==> flow/design.v <==
module alu_design #(parameter W = 16, parameter N = 4) ( 
  clock, reset, CE, INP_valid, MODE, CMD, OPA, OPB, CIN, ERR, RES, OV, COUT, G, L, E);
  input clock;
  input reset;
  input CE;                     
  input [1:0] INP_valid;       
  input MODE;                  
  input [N-1:0] CMD;           
  input [W-1:0] OPA;           
  input [W-1:0] OPB;           
  input CIN;                   
  output reg ERR;              
  output reg [2*W-1:0] RES;    
  output reg OV;               
  output reg COUT;             
  output reg G;                
  output reg L;                
  output reg E;                
parameter SHIFT_W = $clog2(W);
reg [W-1:0] opa_r, opb_r;
reg [N-1:0] cmd_r;
reg [1:0] valid_r;
reg mode_r, cin_r;
reg [2*W - 1:0] res_comb;
reg cout_comb, ov_comb, g_comb, l_comb, e_comb, err_comb;
reg [SHIFT_W-1:0] shift_amount;
always @(posedge clock or posedge reset) begin
  if (reset) begin
    opa_r   <= 0;
    opb_r   <= 0;
    cmd_r   <= 0;
    valid_r <= 0;
    mode_r  <= 0;
    cin_r   <= 0;
  end else if (CE) begin
    opa_r   <= OPA;
    opb_r   <= OPB;
    cmd_r   <= CMD;
    valid_r <= INP_valid;
    mode_r  <= MODE;
    cin_r   <= CIN;
  end
end
always @(*) begin
  res_comb  = 0;
  cout_comb = 0;
  ov_comb   = 0;
  g_comb    = 0;
  l_comb    = 0;
  e_comb    = 0;
  err_comb  = 0;
  shift_amount = 0;
  if (mode_r) begin  
    case (valid_r)
      2'b01: begin  
        case (cmd_r)
          4'b0100: begin
            res_comb  = opa_r + 1;
            cout_comb = res_comb[W];
          end
          4'b0101: begin
            res_comb = opa_r - 1;
            ov_comb  = res_comb[W];
          end
          default: err_comb = 1;
        endcase
      end
      2'b10: begin  
        case (cmd_r)
          4'b0110: begin
            res_comb  = {{W{1'b0}}, opb_r + 1};
            cout_comb = res_comb[W];
          end
          4'b0111: begin
            res_comb = {{W{1'b0}}, opb_r - 1};
            ov_comb  = res_comb[W];
          end
          default: err_comb = 1;
        endcase
      end
      2'b11: begin  
        case (cmd_r)
          4'b0000: begin
            res_comb = opa_r + opb_r;
            cout_comb = res_comb[W];
          end
          4'b0001: begin
            res_comb = opa_r - opb_r;
            ov_comb = (opa_r < opb_r);
          end
          4'b0010: begin
            res_comb = opa_r + opb_r + cin_r;
            cout_comb = res_comb[W];
          end
          4'b0011: begin
            res_comb = opa_r - opb_r - cin_r;
            ov_comb = (opa_r < (opb_r + cin_r));
          end
          4'b1000: begin  
            if (opa_r == opb_r) begin
              e_comb = 1;
              g_comb = 0;
              l_comb = 0;
            end
            else if (opa_r > opb_r) begin
              e_comb = 0;
              g_comb = 1;
              l_comb = 0;
            end
            else begin
              e_comb = 0;
              g_comb = 0;
              l_comb = 1;
            end
          end
          4'b1001:   res_comb = (opa_r + 1) * (opb_r + 1);
          4'b1010: res_comb = (opa_r << 1) * opb_r;
          4'b1011: begin  
                   res_comb = $signed(opa_r) + $signed(opb_r);
                   ov_comb = (($signed(opa_r) > 0 && $signed(opb_r) > 0 && $signed(res_comb[W-1:0]) <= 0) ||
                             ($signed(opa_r) < 0 && $signed(opb_r) < 0 && $signed(res_comb[W-1:0]) >= 0));
                  if ($signed(opa_r) == $signed(opb_r)) begin
                    e_comb = 1;
                    g_comb = 0;
                    l_comb = 0;
                  end
                  else if ($signed(opa_r) > $signed(opb_r)) begin
                    e_comb = 0;
                    g_comb = 1;
                    l_comb = 0;
                  end
                  else begin
                    e_comb = 0;
                    g_comb = 0;
                    l_comb = 1;
                  end
          end
          4'b1100: begin  
                   res_comb = $signed(opa_r) - $signed(opb_r);
                   ov_comb = (($signed(opa_r) >= 0 && $signed(opb_r) < 0 && $signed(res_comb[W-1:0]) < 0) ||
                             ($signed(opa_r) < 0 && $signed(opb_r) >= 0 && $signed(res_comb[W-1:0]) >= 0));
                   if ($signed(opa_r) == $signed(opb_r)) begin
                     e_comb = 1;
                     g_comb = 0;
                     l_comb = 0;
                   end
                   else if ($signed(opa_r) > $signed(opb_r)) begin
                     e_comb = 0;
                     g_comb = 1;
                     l_comb = 0;
                   end
                   else begin
                     e_comb = 0;
                     g_comb = 0;
                     l_comb = 1;
                  end
          end
          default: err_comb = 1;
        endcase
      end
      default: err_comb = 1;
    endcase
  end else begin  
    case (valid_r)
      2'b01: begin  
        case (cmd_r)
          4'b0110:   res_comb = {{W{1'b0}}, ~opa_r};
          4'b1000:  res_comb = {{W{1'b0}}, opa_r >> 1};
          4'b1001:  res_comb = {{W{1'b0}}, opa_r << 1};
          default: err_comb = 1;
        endcase
      end
      2'b10: begin  
        case (cmd_r)
          4'b0111:   res_comb = {{W{1'b0}}, ~opb_r};
          4'b1010:  res_comb = {{W{1'b0}}, opb_r >> 1};
          4'b1011:  res_comb = {{W{1'b0}}, opb_r << 1};
          default: err_comb = 1;
        endcase
      end
      2'b11: begin  
        case (cmd_r)
          4'b0000:   res_comb = {{W{1'b0}}, opa_r & opb_r};
          4'b0001:  res_comb = {{W{1'b0}}, ~(opa_r & opb_r)};
          4'b0010:    res_comb = {{W{1'b0}}, opa_r | opb_r};
          4'b0011:   res_comb = {{W{1'b0}}, ~(opa_r | opb_r)};
          4'b0100:   res_comb = {{W{1'b0}}, opa_r ^ opb_r};
          4'b0101:  res_comb = {{W{1'b0}}, ~(opa_r ^ opb_r)};
          4'b1100: begin  
            if (|opb_r[W-1:SHIFT_W+1])   
              err_comb = 1;
            else begin
              shift_amount = opb_r[SHIFT_W-1:0];
              res_comb = {{W{1'b0}}, (opa_r << shift_amount) | (opa_r >> (W - shift_amount))};
            end
          end
          4'b1101: begin  
            if (|opb_r[W-1:SHIFT_W+1])   
              err_comb = 1;
            else begin
              shift_amount = opb_r[SHIFT_W-1:0];
              res_comb = {{W{1'b0}}, (opa_r >> shift_amount) | (opa_r << (W - shift_amount))};
            end
          end
          default: err_comb = 1;
        endcase
      end
      default: err_comb = 1;
    endcase
  end
end
always @(posedge clock or posedge reset) begin
  if (reset) begin
    RES  <= 0;
    COUT <= 0;
    OV   <= 0;
    G    <= 0;
    L    <= 0;
    E    <= 0;
    ERR  <= 0;
  end else if (CE) begin
    RES  <= res_comb;
    COUT <= cout_comb;
    OV   <= ov_comb;
    G    <= g_comb;
    L    <= l_comb;
    E    <= e_comb;
    ERR  <= err_comb;
  end
end
endmodule
# Reports on alu_design
# Each step is given for the RTL above and for the edited RTL.
# "orig" refers to lines of the RTL above, "edited" to lines of the edited file.
# "change" is "edited" less "orig", of the values as shown; "change_rel_pct" is that difference over "orig", in percent.
# Operators: Yosys type, input widths -> output width; for muxes data width and select width s.
# Not given: -
dict set report setup {
  top_module {alu_design}
  clock {clock}
  cell_library {sky130hd}
  corner {tt_025C_1v80}
}

# Diff
# Unified diff, file above to edited file.
# The edited RTL no longer does the same as the RTL above: the edit was made by script, with no optimisation intended.
# begin of diff
@@ -1,4 +1,4 @@
 module alu_design #(parameter W = 16, parameter N = 4) ( 
-  clock, reset, CE, INP_valid, MODE, CMD, OPA, OPB, CIN, ERR, RES, OV, COUT, G, L, E);
+  clock, reset, CE, INP_valid, MODE, CMD, OPA, OPB, CIN_i, ERR, RES, OV, COUT, G, L, E);
   input clock;
   input reset;
@@ -9,5 +9,5 @@
   input [W-1:0] OPA;           
   input [W-1:0] OPB;           
-  input CIN;                   
+  input CIN_i;                   
   output reg ERR;              
   output reg [2*W-1:0] RES;    
@@ -17,4 +17,6 @@
   output reg L;                
   output reg E;                
+  reg CIN;
+  always @(posedge clock) CIN <= CIN_i;
 parameter SHIFT_W = $clog2(W);
 reg [W-1:0] opa_r, opb_r;
# end of diff

# Elaborated design
# Counts by Yosys on the flattened word-level netlist (proc, flatten, opt, wreduce; memories kept). Register bits leave out memories and registers merged into their read ports (data or address); mux counts leave out enables and synchronous resets folded into registers. Print and check cells are left out.
# item orig edited change change_rel_pct
set bits {}
lappend bits {reg_bits 78 79 1 1.28}
# item orig edited change change_rel_pct
set classes {}
lappend classes {add_sub_neg 12 12 0 0.00}
lappend classes {mul 2 2 0 0.00}
lappend classes {compare 14 14 0 0.00}
lappend classes {n_eq 18 18 0 0.00}
lappend classes {shifts 4 4 0 0.00}
lappend classes {muxes 50 50 0 0.00}
lappend classes {bitwise 10 10 0 0.00}
lappend classes {reduce_logical 20 20 0 0.00}
# Unchanged operator kinds not shown: 50.

# Logic depth
# Yosys ltp: most cells in a row. Word level: on the elaborated netlist, between registers, memories and ports. Mapped: between sequential cells and ports; inverters and the memories' decode and read muxes count.
# item orig edited change change_rel_pct
set depth {}
lappend depth {depth_word 7 7 0 0.00}
lappend depth {ABC_AREA 0 0 - -}
lappend depth {mapped_depth 33 30 -3 -9.09}
lappend depth {mapped_depth_nobuf 29 28 -1 -3.45}

# After synthesis
# Source: synth_stat.txt of the flow (Yosys; design flattened, memories mapped). It holds for the ABC_AREA given above (unset counts as 0); a run with the other value may have another netlist.
# item orig edited change change_rel_pct
set mapped {}
lappend mapped {cell_count 3809 3743 -66 -1.73}
lappend mapped {synth_area_mm2 0.0298737 0.0299024 0.0000287 0.10}
lappend mapped {ffs 78 79 1 1.28}
lappend mapped {buffers 232 228 -4 -1.72}
# type orig edited change change_rel_pct
set types {}
lappend types {sky130_fd_sc_hd__nor2_1 393 335 -58 -14.76}
lappend types {sky130_fd_sc_hd__o21ai_0 168 138 -30 -17.86}
lappend types {sky130_fd_sc_hd__xnor2_1 185 165 -20 -10.81}
lappend types {sky130_fd_sc_hd__o221ai_1 19 39 20 105.26}
lappend types {sky130_fd_sc_hd__mux2_2 7 25 18 257.14}
lappend types {sky130_fd_sc_hd__a221o_1 2 19 17 850.00}
lappend types {sky130_fd_sc_hd__buf_1 55 40 -15 -27.27}
lappend types {sky130_fd_sc_hd__nand2_1 505 519 14 2.77}
lappend types {sky130_fd_sc_hd__a221oi_1 42 28 -14 -33.33}
lappend types {sky130_fd_sc_hd__inv_1 569 560 -9 -1.58}
lappend types {sky130_fd_sc_hd__nor3_1 51 42 -9 -17.65}
lappend types {sky130_fd_sc_hd__mux2i_1 37 46 9 24.32}
lappend types {sky130_fd_sc_hd__or2_2 13 4 -9 -69.23}
lappend types {sky130_fd_sc_hd__o32ai_1 12 3 -9 -75.00}
lappend types {sky130_fd_sc_hd__clkbuf_1 165 172 7 4.24}
lappend types {sky130_fd_sc_hd__nand3_1 58 65 7 12.07}
lappend types {sky130_fd_sc_hd__a2111oi_0 9 2 -7 -77.78}
lappend types {sky130_fd_sc_hd__a32o_1 2 9 7 350.00}
# Unchanged cell types not shown: 13.
# The list need not be complete.

# Worst setup path after synthesis
# Source: OpenSTA report_checks on the synthesized netlist (no wires, ideal clock, input and output delay 20% of the period each), path of least setup slack; recovery checks are left aside. Register names are those of the netlist, which keeps one name where synthesis merged equal registers.
# item orig edited change change_rel_pct
set synth_timing {}
lappend synth_timing {kind {flip-flop to flip-flop} {flip-flop to flip-flop} - -}
lappend synth_timing {startpoint {reg opb_r[0]} {reg opb_r[0]} - -}
lappend synth_timing {endpoint {reg RES[28]} {reg RES[30]} - -}
lappend synth_timing {period_ns 8.3 8.3 0.0 0.00}
lappend synth_timing {setup_ns 0.133 0.126 -0.007 -}
lappend synth_timing {t_first_pin_ns 0.000 0.000 0.000 -}
lappend synth_timing {arrival_ns 8.774 7.536 -1.238 -14.11}
lappend synth_timing {required_ns 8.167 8.174 0.007 0.09}
lappend synth_timing {path_slack_ns -0.607 0.638 1.245 -}
lappend synth_timing {delay_ns 8.907 7.662 -1.245 -13.98}
lappend synth_timing {driving_pins 34 31 -3 -8.82}
lappend synth_timing {period_less_setup_slack_ns 8.907 7.662 -1.245 -13.98}
# "delay_ns" = arrival - input delay + setup time.
# "driving_pins" counts driving pins, that of a launching flip-flop among them; a cell with two outputs on the path counts twice.
# "period_less_setup_slack_ns" = period - worst setup slack (recovery checks aside). The figure is calculated, with input and output delays left at 20% of the set period.
# Between the ends stands the longest chain of elaborated cells between them, by number of cells; it is not shown to be the way that was timed. Of several equally long chains one is given.
# A line is the first line of the expression or statement that the cell stems from. Yosys adds cells for indexed reads and writes and turns some case tables into memories.
dict set report synth_via_orig {
  path_cell_list {sky130_fd_sc_hd__dfrtp_1 -> sky130_fd_sc_hd__clkbuf_1 -> sky130_fd_sc_hd__inv_1 -> sky130_fd_sc_hd__clkbuf_1 -> sky130_fd_sc_hd__buf_1 -> sky130_fd_sc_hd__clkbuf_1 -> sky130_fd_sc_hd__buf_1 -> sky130_fd_sc_hd__ha_1 -> sky130_fd_sc_hd__clkbuf_1 -> sky130_fd_sc_hd__clkbuf_1 -> sky130_fd_sc_hd__clkbuf_1 -> sky130_fd_sc_hd__buf_1 -> sky130_fd_sc_hd__clkbuf_1 -> sky130_fd_sc_hd__clkbuf_1 -> sky130_fd_sc_hd__nand2_1 -> sky130_fd_sc_hd__fa_1 -> sky130_fd_sc_hd__inv_1 -> sky130_fd_sc_hd__fa_1 -> sky130_fd_sc_hd__fa_1 -> sky130_fd_sc_hd__inv_1 -> sky130_fd_sc_hd__fa_1 -> sky130_fd_sc_hd__inv_1 -> sky130_fd_sc_hd__ha_1 -> sky130_fd_sc_hd__a211oi_1 -> sky130_fd_sc_hd__o21ai_0 -> sky130_fd_sc_hd__a41o_1 -> sky130_fd_sc_hd__a221oi_1 -> sky130_fd_sc_hd__nor3_1 -> sky130_fd_sc_hd__a311o_1 -> sky130_fd_sc_hd__a31oi_1 -> sky130_fd_sc_hd__xor2_1 -> sky130_fd_sc_hd__nor2_1 -> sky130_fd_sc_hd__a2111oi_0 -> sky130_fd_sc_hd__o2bb2ai_1}
  elab_chain_len 5
  cone_cells 12
  cone_classes {add/sub (6); mul (2); mux (4)}
}
# item line
set synth_rtl_orig {}
lappend synth_rtl_orig {{from (decl)} 20} ;# reg [W-1:0] opa_r, opb_r;
lappend synth_rtl_orig {{from (assign)} 30} ;# opb_r   <= 0;
lappend synth_rtl_orig {{from (assign)} 37} ;# opb_r   <= OPB;
lappend synth_rtl_orig {{$add 16x1->17} 116} ;# 4'b1001:   res_comb = (opa_r + 1) * (opb_r + 1);
lappend synth_rtl_orig {{$mul 17x17->32} 116}
lappend synth_rtl_orig {{$pmux 32 s8} 82} ;# case (cmd_r)
lappend synth_rtl_orig {{$pmux 32 s3} 54} ;# case (valid_r)
lappend synth_rtl_orig {{$mux 32} 53} ;# if (mode_r) begin
lappend synth_rtl_orig {{to (assign)} 214} ;# RES  <= 0;
lappend synth_rtl_orig {{to (assign)} 222} ;# RES  <= res_comb;
lappend synth_rtl_orig {{to (decl)} 13} ;# output reg [2*W-1:0] RES;
dict set report synth_via_edited {
  path_cell_list {sky130_fd_sc_hd__dfrtp_1 -> sky130_fd_sc_hd__buf_2 -> sky130_fd_sc_hd__buf_2 -> sky130_fd_sc_hd__inv_1 -> sky130_fd_sc_hd__clkbuf_1 -> sky130_fd_sc_hd__clkbuf_1 -> sky130_fd_sc_hd__buf_1 -> sky130_fd_sc_hd__ha_1 -> sky130_fd_sc_hd__clkbuf_1 -> sky130_fd_sc_hd__clkbuf_1 -> sky130_fd_sc_hd__clkbuf_1 -> sky130_fd_sc_hd__clkbuf_1 -> sky130_fd_sc_hd__nand2_1 -> sky130_fd_sc_hd__fa_1 -> sky130_fd_sc_hd__inv_1 -> sky130_fd_sc_hd__fa_1 -> sky130_fd_sc_hd__inv_1 -> sky130_fd_sc_hd__fa_1 -> sky130_fd_sc_hd__fa_1 -> sky130_fd_sc_hd__inv_1 -> sky130_fd_sc_hd__ha_1 -> sky130_fd_sc_hd__nor3_1 -> sky130_fd_sc_hd__nor2_1 -> sky130_fd_sc_hd__a21o_1 -> sky130_fd_sc_hd__a211o_1 -> sky130_fd_sc_hd__a221oi_1 -> sky130_fd_sc_hd__o21bai_1 -> sky130_fd_sc_hd__o31ai_1 -> sky130_fd_sc_hd__xor2_1 -> sky130_fd_sc_hd__nor3_1 -> sky130_fd_sc_hd__a221o_1}
  elab_chain_len 5
  cone_cells 12
  cone_classes {add/sub (6); mul (2); mux (4)}
}
# item line
set synth_rtl_edited {}
lappend synth_rtl_edited {{from (decl)} 22} ;# reg [W-1:0] opa_r, opb_r;
lappend synth_rtl_edited {{from (assign)} 32} ;# opb_r   <= 0;
lappend synth_rtl_edited {{from (assign)} 39} ;# opb_r   <= OPB;
lappend synth_rtl_edited {{$add 16x1->17} 118} ;# 4'b1001:   res_comb = (opa_r + 1) * (opb_r + 1);
lappend synth_rtl_edited {{$mul 17x17->32} 118}
lappend synth_rtl_edited {{$pmux 32 s8} 84} ;# case (cmd_r)
lappend synth_rtl_edited {{$pmux 32 s3} 56} ;# case (valid_r)
lappend synth_rtl_edited {{$mux 32} 55} ;# if (mode_r) begin
lappend synth_rtl_edited {{to (assign)} 216} ;# RES  <= 0;
lappend synth_rtl_edited {{to (assign)} 224} ;# RES  <= res_comb;
lappend synth_rtl_edited {{to (decl)} 13} ;# output reg [2*W-1:0] RES;

# Timing after layout
# From the final timing report of each run of pair A: the path of least setup slack in the routed layout; clock arrival at registers is part of the times.
# item orig edited change change_rel_pct
set layout_timing {}
lappend layout_timing {kind {flip-flop to flip-flop} {flip-flop to flip-flop} - -}
lappend layout_timing {startpoint {reg opb_r[5]} {reg opa_r[5]} - -}
lappend layout_timing {endpoint {reg RES[31]} {reg RES[20]} - -}
lappend layout_timing {period_ns 8.3 8.3 0.0 0.00}
lappend layout_timing {setup_ns 0.13 0.11 -0.02 -}
lappend layout_timing {t_first_pin_ns 0.39 0.38 -0.01 -2.56}
lappend layout_timing {arrival_ns 8.27 8.32 0.05 0.60}
lappend layout_timing {required_ns 8.56 8.57 0.01 0.12}
lappend layout_timing {path_slack_ns 0.30 0.25 -0.05 -}
lappend layout_timing {driving_pins 25 26 1 4.00}
# Between the ends stands the longest chain of elaborated cells between them, by number of cells; it is not shown to be the way that was timed. Of several equally long chains one is given.
dict set report layout_via_orig {
  path_cell_list {sky130_fd_sc_hd__dfrtp_1 -> sky130_fd_sc_hd__buf_4 -> sky130_fd_sc_hd__inv_1 -> sky130_fd_sc_hd__nor2_1 -> sky130_fd_sc_hd__fa_1 -> sky130_fd_sc_hd__fa_1 -> sky130_fd_sc_hd__fa_1 -> sky130_fd_sc_hd__fa_1 -> sky130_fd_sc_hd__inv_1 -> sky130_fd_sc_hd__fa_1 -> sky130_fd_sc_hd__inv_1 -> sky130_fd_sc_hd__fa_1 -> sky130_fd_sc_hd__ha_1 -> sky130_fd_sc_hd__nand3_1 -> sky130_fd_sc_hd__nor3_1 -> sky130_fd_sc_hd__o211ai_1 -> sky130_fd_sc_hd__buf_4 -> sky130_fd_sc_hd__a21oi_1 -> sky130_fd_sc_hd__nor2_1 -> sky130_fd_sc_hd__o31ai_1 -> sky130_fd_sc_hd__a221oi_1 -> sky130_fd_sc_hd__o31a_1 -> sky130_fd_sc_hd__xnor2_1 -> sky130_fd_sc_hd__a221oi_1 -> sky130_fd_sc_hd__o2bb2ai_1}
  elab_chain_len 5
  cone_cells 12
  cone_classes {add/sub (6); mul (2); mux (4)}
}
# item line
set layout_rtl_orig {}
lappend layout_rtl_orig {{from (decl)} 20} ;# reg [W-1:0] opa_r, opb_r;
lappend layout_rtl_orig {{from (assign)} 30} ;# opb_r   <= 0;
lappend layout_rtl_orig {{from (assign)} 37} ;# opb_r   <= OPB;
lappend layout_rtl_orig {{$add 16x1->17} 116} ;# 4'b1001:   res_comb = (opa_r + 1) * (opb_r + 1);
lappend layout_rtl_orig {{$mul 17x17->32} 116}
lappend layout_rtl_orig {{$pmux 32 s8} 82} ;# case (cmd_r)
lappend layout_rtl_orig {{$pmux 32 s3} 54} ;# case (valid_r)
lappend layout_rtl_orig {{$mux 32} 53} ;# if (mode_r) begin
lappend layout_rtl_orig {{to (assign)} 214} ;# RES  <= 0;
lappend layout_rtl_orig {{to (assign)} 222} ;# RES  <= res_comb;
lappend layout_rtl_orig {{to (decl)} 13} ;# output reg [2*W-1:0] RES;
dict set report layout_via_edited {
  path_cell_list {sky130_fd_sc_hd__dfrtp_1 -> sky130_fd_sc_hd__buf_4 -> sky130_fd_sc_hd__and3_1 -> sky130_fd_sc_hd__buf_4 -> sky130_fd_sc_hd__nand3_1 -> sky130_fd_sc_hd__xnor2_1 -> sky130_fd_sc_hd__nor2_1 -> sky130_fd_sc_hd__fa_1 -> sky130_fd_sc_hd__inv_1 -> sky130_fd_sc_hd__fa_1 -> sky130_fd_sc_hd__fa_1 -> sky130_fd_sc_hd__inv_1 -> sky130_fd_sc_hd__fa_1 -> sky130_fd_sc_hd__fa_1 -> sky130_fd_sc_hd__inv_1 -> sky130_fd_sc_hd__fa_1 -> sky130_fd_sc_hd__inv_1 -> sky130_fd_sc_hd__ha_1 -> sky130_fd_sc_hd__a21o_1 -> sky130_fd_sc_hd__a21oi_1 -> sky130_fd_sc_hd__nor2b_1 -> sky130_fd_sc_hd__a211o_1 -> sky130_fd_sc_hd__a41oi_1 -> sky130_fd_sc_hd__xor2_1 -> sky130_fd_sc_hd__o221ai_1 -> sky130_fd_sc_hd__a221o_1}
  elab_chain_len 5
  cone_cells 12
  cone_classes {add/sub (6); mul (2); mux (4)}
}
# item line
set layout_rtl_edited {}
lappend layout_rtl_edited {{from (decl)} 22} ;# reg [W-1:0] opa_r, opb_r;
lappend layout_rtl_edited {{from (assign)} 31} ;# opa_r   <= 0;
lappend layout_rtl_edited {{from (assign)} 38} ;# opa_r   <= OPA;
lappend layout_rtl_edited {{$add 16x1->17} 118} ;# 4'b1001:   res_comb = (opa_r + 1) * (opb_r + 1);
lappend layout_rtl_edited {{$mul 17x17->32} 118}
lappend layout_rtl_edited {{$pmux 32 s8} 84} ;# case (cmd_r)
lappend layout_rtl_edited {{$pmux 32 s3} 56} ;# case (valid_r)
lappend layout_rtl_edited {{$mux 32} 55} ;# if (mode_r) begin
lappend layout_rtl_edited {{to (assign)} 216} ;# RES  <= 0;
lappend layout_rtl_edited {{to (assign)} 224} ;# RES  <= res_comb;
lappend layout_rtl_edited {{to (decl)} 13} ;# output reg [2*W-1:0] RES;

# Measured runs
# Runs of the flow (Yosys, OpenROAD) on both versions; the two runs of a pair have the same settings. The constraints put input and output delay at 20% of the set period each and load the outputs with 0.01 pF.
dict set report flow_settings_pair_A {
  CORE_UTILIZATION 45
  PLACE_DENSITY 0.6
  period_ns 8.3
  CAP_MARGIN 20
  CORE_MARGIN 2
  SLEW_MARGIN 20
}
# item orig edited change change_rel_pct
set measured_pair_A {}
lappend measured_pair_A {yosys.chip_area_mm2 0.0298737 0.0299024 0.0000287 0.10}
lappend measured_pair_A {final_die_area_mm2 0.0684633 0.0685288 0.0000655 0.10}
lappend measured_pair_A {post_route_stdcell_area_mm2 0.0330367 0.0326939 -0.0003428 -1.04}
lappend measured_pair_A {finalUtil_pct 50.2 49.7 -0.5 -}
lappend measured_pair_A {timing.setup.ws_ns 0.296 0.250 -0.046 -}
lappend measured_pair_A {setupTns_ns 0.000 0.000 0.000 -}
lappend measured_pair_A {timing.hold.ws_ns 0.486 0.481 -0.005 -}
lappend measured_pair_A {final_power_mw 14.365 14.751 0.386 2.69}
lappend measured_pair_A {achieved_period_ns 8.004 8.050 0.046 0.57}
dict set report flow_settings_pair_B {
  CAP_MARGIN 35
  CELL_PAD_IN_SITES_DETAIL_PLACEMENT 0
  CORE_ASPECT_RATIO 0.79
  CORE_UTILIZATION 57
  PLACE_DENSITY_LB_ADDON 0.08
  TNS_END_PERCENT 70
  period_ns 5.26
  CORE_MARGIN 2
  SLEW_MARGIN 20
}
# item orig edited change change_rel_pct
set measured_pair_B {}
lappend measured_pair_B {yosys.chip_area_mm2 0.0298737 0.0299024 0.0000287 0.10}
lappend measured_pair_B {final_die_area_mm2 0.0542705 0.0543203 0.0000498 0.09}
lappend measured_pair_B {post_route_stdcell_area_mm2 0.0377712 0.0371494 -0.0006218 -1.65}
lappend measured_pair_B {finalUtil_pct 73.0 71.8 -1.2 -}
lappend measured_pair_B {timing.setup.ws_ns -2.228 -2.144 0.084 -}
lappend measured_pair_B {setupTns_ns -45.115 -40.737 4.378 -}
lappend measured_pair_B {timing.hold.ws_ns 0.535 0.480 -0.055 -}
lappend measured_pair_B {achieved_period_ns 7.488 7.404 -0.084 -1.12}
# "achieved_period_ns" = clock period - worst setup slack. The figure is calculated, with input and output delays left at 20% of the set period.
# "final_power_mw" is the tool's figure for a default switching activity; nothing was simulated.
